==> flow/design.v <==
module slave_apb ( 
                   output reg [ 8-1 : 0 ]   prdata, 			 
                   output reg                         pready, 			 
                   output reg                         pslverr,			 
		   input                	      penable,                   
                   input                	      pwrite, 			 
                   input 	         	      psel,  			 
                   input                              pclk,   			 
                   input                	      presetn, 			 
                   input      [ 8-1 : 0 ]   paddr,  			 
                   input      [ 8-1 : 0 ]   pwdata 			 
                   );
  parameter         IDLE    = 2'd0;              				 
  parameter         SETUP   = 2'd1;
  parameter         ENABLE  = 2'd2;
  reg   [ 2-1 : 0 ]   pre_state;   					 
  reg   [ 2-1 : 0 ]   nxt_state;
  reg   [ 8-1 : 0 ]    mem [ 0 : 200 ]; 		 
  reg   [ 8-1 : 0 ]    prdata_c;
  reg pready_c;
  reg pslverr_c;
  reg mem_we_c;
  always @ ( posedge pclk or negedge presetn )
  	begin 
    	     if ( ! presetn )
      			pre_state <= IDLE;
    	     else 
      			pre_state <= nxt_state;
  	end 
  always @ ( * ) 
  	begin
    		prdata_c   = 8'd0;
    		pslverr_c  = 1'b0;
    		pready_c   = 1'b0;
    		mem_we_c   = 1'b0;
    	 	nxt_state  = IDLE;     
		case ( pre_state )
			IDLE   : begin  
          				if ( psel == 1 ) 
            					nxt_state = SETUP;
	        			else
          				     begin
            					nxt_state = IDLE;
  	        				prdata_c = 8'd0;
          				     end
        			end  
      		      SETUP  : begin  
          				nxt_state  = ENABLE;
        			end  
		     ENABLE : begin  
				    pready_c = psel;
						if ( psel == 1 )   
              						nxt_state    = SETUP;
            					else
              						nxt_state    = IDLE; 
		      		    if(paddr <= 200)
          				begin
            					pslverr_c      = 1'b0;
	         				 if(!pwrite)      
              						prdata_c     = mem [ paddr ];
            					else 
	            					mem_we_c     = psel;
          			        end  
				else
				        pslverr_c     = psel;
        		     end  
                  default : nxt_state = IDLE;
    endcase
  end  
  always @ ( posedge pclk )
  	if ( mem_we_c )
  		mem [ paddr ] <= pwdata;
  always @ ( posedge pclk or negedge presetn)
 	 begin
    		if ( ! presetn)
    			begin
      				prdata    <= 8'b0;
      				pready    <= 1'b0;
      				pslverr   <= 1'b0;
    			end  
    	     else
    		begin
      			pready  <= pready_c;
      		   if ( ( pre_state == ENABLE ) )
      			begin
        			prdata  <= prdata_c;
        			pslverr <= pslverr_c;
      			end
    		end
  	end
endmodule
Hand-over note for slave_apb

Step by step through the tools: slave_apb
Module slave_apb before and after one edit of its RTL, step after step.
Lines under "before" count in the file above, lines under "after" in the edited file.
"difference" is "after" less "before", of the values as shown.
Operators carry their Yosys type and port widths (W data, S select, Z words).
Library cell names are shortened.
The mark n/a stands for no value.

inputs
  top module = slave_apb
  clock port = pclk
  library = sky130hd
  library corner = tt_025C_1v80

The edit
Unified diff, file above to edited file.
The edit is scripted: it alters the design's behaviour and was not made to optimise anything.

begin of diff
@@ -4,5 +4,5 @@
                    output reg                         pslverr,			 
 		   input                	      penable,                   
-                   input                	      pwrite, 			 
+                   input                	      pwrite_pin, 			 
                    input 	         	      psel,  			 
                    input                              pclk,   			 
@@ -11,4 +11,6 @@
                    input      [ 8-1 : 0 ]   pwdata 			 
                    );
+  reg pwrite;
+  always @(posedge pclk) pwrite <= pwrite_pin;
   parameter         IDLE    = 2'd0;              				 
   parameter         SETUP   = 2'd1;
end of diff

Word level
Counts by Yosys on the flattened word-level netlist (proc, flatten, opt, wreduce; memories kept). Register bits leave out memories and registers merged into their read ports (data or address); mux counts leave out enables and synchronous resets folded into registers. Print and check cells are left out. Cells with the same type and inputs are merged into one.
Yosys's memory passes give these memory sizes; they may raise the number of words (mostly to a power of two), join words into wider ones and drop unused or constant bits.

operators by class
  element                           before  after  difference
  muxes and demuxes                 12      12     0
  reductions and logical operators  2       2      0
  equality and inequality tests     2       2      0
  order comparisons                 1       1      0

Unchanged operator kinds not shown: 8.

storage and ports
  element           before  after  difference
  elaborated cells  22      23     +1
  RAM bits          1608    1608   0
  memories kept     1       1      0
  register bits     12      13     +1

memories
  element                                       before           after
  shape (words x width / read and write ports)  mem 201x8 r1 w1  mem 201x8 r1 w1

Longest topological paths
Longest topological path by Yosys (ltp), each cell counted once; first at word level (registers and memories cut), then after technology mapping (sequential cells cut; the memories' decode and read muxes count).

depth
  element                       before  after  difference
  word-level depth              4       4      0
  ABC_AREA                      0       0      n/a
  mapped depth                  12      12     0
  mapped depth without buffers  7       7      0

Netlist
Yosys stat after the flow's synthesis: flattened, memories mapped to cells. It holds for the ABC_AREA given above (unset counts as 0); a run with the other value may have another netlist.

synthesis totals
  element                           before   after    difference
  sequential area (um^2)            48612.9  48632.9  +20.0
  mapped cells                      3110     3111     +1
  buffer cells                      188      188      0
  flip-flops                        1621     1622     +1
  cell area after synthesis (um^2)  63504.7  63524.7  +20.0

cells by type
  cell type  before  after  difference
  dfxtp_1    0       1      +1

Unchanged cell types not shown: 59.

Path before layout
Path of least setup slack by OpenSTA after synthesis, without wires, with an ideal clock, recovery checks aside; 20% of the period is set as input and as output delay. Where synthesis merged equal registers, the netlist keeps one of their names.

path after synthesis
  element                        before                   after                    difference
  kind                           input port to flip-flop  input port to flip-flop  n/a
  start point                    input paddr[1]           input paddr[1]           n/a
  end point                      memory mem[198][0]       memory mem[198][0]       n/a
  slack (ns)                     5.806                    5.806                    0.000
  time at the first pin (ns)     2.000                    2.000                    0.000
  driving pins on the path       9                        9                        0
  data required time (ns)        9.629                    9.629                    0.000
  library setup time (ns)        0.371                    0.371                    0.000
  delay of the path (ns)         2.195                    2.195                    0.000
  arrival (ns)                   3.824                    3.824                    0.000
  period (ns)                    10.0                     10.0                     0.0
  buffers on the path            6                        6                        0
  external input delay (ns)      2.000                    2.000                    0.000
  synthesis period reached (ns)  4.194                    4.194                    0.000

"delay of the path" = arrival - input delay + setup time.
"driving pins on the path" counts driving pins, that of a launching flip-flop among them; a cell with two outputs on the path counts twice.
"synthesis period reached" = period - worst setup slack (recovery checks aside). The figure is calculated, with input and output delays left at 20% of the set period.
Between the ends stands the longest chain of elaborated cells between them, by number of cells; it is not shown to be the way that was timed. Of several equally long chains one is given.
A line is the first line of the expression or statement that the cell stems from. Yosys adds cells for indexed reads and writes and turns some case tables into memories.
before: The path ends at the enable pin of a flip-flop; only ways to that pin are counted.

on the way, after synthesis, before
  cells stage by stage = buf_2 -> buf_2 -> buf_2 -> buf_6 -> buf_6 -> nor2b_1 -> nand2_1 -> clkbuf_1 -> nor2_1
  length of the longest elaborated chain = 4
  elaborated cells between the ends (all ways) = 5
  source lines of those cells = 3
  classes of those cells = compare (1); mux (4)

ends and longest elaborated chain, after synthesis, before
  element       line  RTL
  from (decl)   10    input [ 8-1 : 0 ] paddr,
  $le A8 B8 Y1  56    if(paddr <= 200)
  $mux W1       56
  $mux W1       37    case ( pre_state )
  $mux W8       71    if ( mem_we_c )
  to (decl)     18    reg [ 8-1 : 0 ] mem [ 0 : 200 ];

after: The path ends at the enable pin of a flip-flop; only ways to that pin are counted.

on the way, after synthesis, after
  cells stage by stage = buf_2 -> buf_2 -> buf_2 -> buf_6 -> buf_6 -> nor2b_1 -> nand2_1 -> clkbuf_1 -> nor2_1
  length of the longest elaborated chain = 4
  elaborated cells between the ends (all ways) = 5
  source lines of those cells = 3
  classes of those cells = compare (1); mux (4)

ends and longest elaborated chain, after synthesis, after
  element       line  RTL
  from (decl)   10    input [ 8-1 : 0 ] paddr,
  $le A8 B8 Y1  58    if(paddr <= 200)
  $mux W1       58
  $mux W1       39    case ( pre_state )
  $mux W8       73    if ( mem_we_c )
  to (decl)     20    reg [ 8-1 : 0 ] mem [ 0 : 200 ];

Timing after layout
From the final timing report of the runs of pair 1: the path of least setup slack in the routed layout; clock arrival at registers is part of the times.

path post-layout
  element                     before                   after                    difference
  kind                        input port to flip-flop  input port to flip-flop  n/a
  start point                 input paddr[2]           input paddr[3]           n/a
  end point                   register prdata[2]       register prdata[4]       n/a
  time at the first pin (ns)  2.00                     2.00                     0.00
  arrival (ns)                6.02                     5.86                     -0.16
  data required time (ns)     10.70                    10.73                    +0.03
  driving pins on the path    9                        8                        -1
  buffers on the path         2                        1                        -1
  external input delay (ns)   2.00                     2.00                     0.00
  period (ns)                 10.0                     10.0                     0.0
  library setup time (ns)     0.07                     0.07                     0.00
  slack (ns)                  4.69                     4.86                     +0.17

Between the ends stands the longest chain of elaborated cells between them, by number of cells; it is not shown to be the way that was timed. Of several equally long chains one is given.
A memory read counts as a cell of the chain, while the word-level depth stops at memories.

on the way, post-layout, before
  cells stage by stage = buf_2 -> buf_4 -> nand2b_1 -> nor3b_4 -> a21oi_1 -> o2111ai_1 -> o31a_1 -> o32ai_1 -> a21oi_1
  length of the longest elaborated chain = 3
  elaborated cells between the ends (all ways) = 4
  source lines of those cells = 3
  classes of those cells = compare (1); mux (2); memory (1)

ends and longest elaborated chain, post-layout, before
  element          line  RTL
  from (decl)      10    input [ 8-1 : 0 ] paddr,
  $mem_v2 Z201 W8  18    reg [ 8-1 : 0 ] mem [ 0 : 200 ];
  $mux W8          59    if(!pwrite)
  $mux W8          56    if(paddr <= 200)
  to (assign)      77    prdata <= 8'b0;
  to (assign)      86    prdata <= prdata_c;
  to (decl)        2     output reg [ 8-1 : 0 ] prdata,

on the way, post-layout, after
  cells stage by stage = buf_2 -> and2_1 -> nand3b_1 -> o2111a_1 -> o2111ai_1 -> o31a_1 -> o32ai_1 -> a21oi_1
  length of the longest elaborated chain = 3
  elaborated cells between the ends (all ways) = 4
  source lines of those cells = 3
  classes of those cells = compare (1); mux (2); memory (1)

ends and longest elaborated chain, post-layout, after
  element          line  RTL
  from (decl)      10    input [ 8-1 : 0 ] paddr,
  $mem_v2 Z201 W8  20    reg [ 8-1 : 0 ] mem [ 0 : 200 ];
  $mux W8          61    if(!pwrite)
  $mux W8          58    if(paddr <= 200)
  to (assign)      79    prdata <= 8'b0;
  to (assign)      88    prdata <= prdata_c;
  to (decl)        2     output reg [ 8-1 : 0 ] prdata,

Measured runs
Both versions went through the flow (Yosys, OpenROAD) with the same settings in each pair. Constraints: input delay and output delay 20% of the set period each, output load 0.01 pF.

flow settings, pair 1
  CORE_UTILIZATION = 45
  PLACE_DENSITY = 0.6
  period_ns = 10.0
  CAP_MARGIN = 20
  CORE_MARGIN = 2
  SLEW_MARGIN = 20

final reports, pair 1
  element                                                   before    after     difference
  area of the standard cells in the finished layout (um^2)  70631.5   70552.7   -78.8
  post-route setup TNS (ns)                                 0.000     0.000     0.000
  final worst hold slack (ns)                               0.352     0.361     +0.009
  area of the synthesized netlist (um^2)                    63504.7   63524.7   +20.0
  power (W)                                                 0.014077  0.014037  -0.000040
  period reached (ns)                                       5.315     5.137     -0.178
  worst setup slack after layout (ns)                       4.685     4.863     +0.178
  die area (um^2)                                           144142.0  144187.0  +45.0

flow settings, pair 2
  ABC_AREA = 1
  CORE_ASPECT_RATIO = 0.73
  CORE_UTILIZATION = 19
  GPL_ROUTABILITY_DRIVEN = 1
  GPL_TIMING_DRIVEN = 0
  MIN_ROUTING_LAYER = met2
  PLACE_DENSITY_LB_ADDON = 0.28
  SLEW_MARGIN = 10
  period_ns = 3.82
  CAP_MARGIN = 20
  CORE_MARGIN = 2

final reports, pair 2
  element                                                   before    after     difference
  area of the standard cells in the finished layout (um^2)  80469.7   80507.2   +37.5
  post-route setup TNS (ns)                                 -8.463    -1.816    +6.647
  final worst hold slack (ns)                               0.240     0.221     -0.019
  area of the synthesized netlist (um^2)                    67089.3   67109.4   +20.1
  power (W)                                                 0.038597  0.038534  -0.000063
  period reached (ns)                                       3.973     4.038     +0.065
  worst setup slack after layout (ns)                       -0.153    -0.218    -0.065
  die area (um^2)                                           357930.0  358036.0  +106.0

"period reached" means the clock period less the worst setup slack. The figure is calculated, with input and output delays left at 20% of the set period.
"power" is the tool's figure for a default switching activity; nothing was simulated.

End of note.
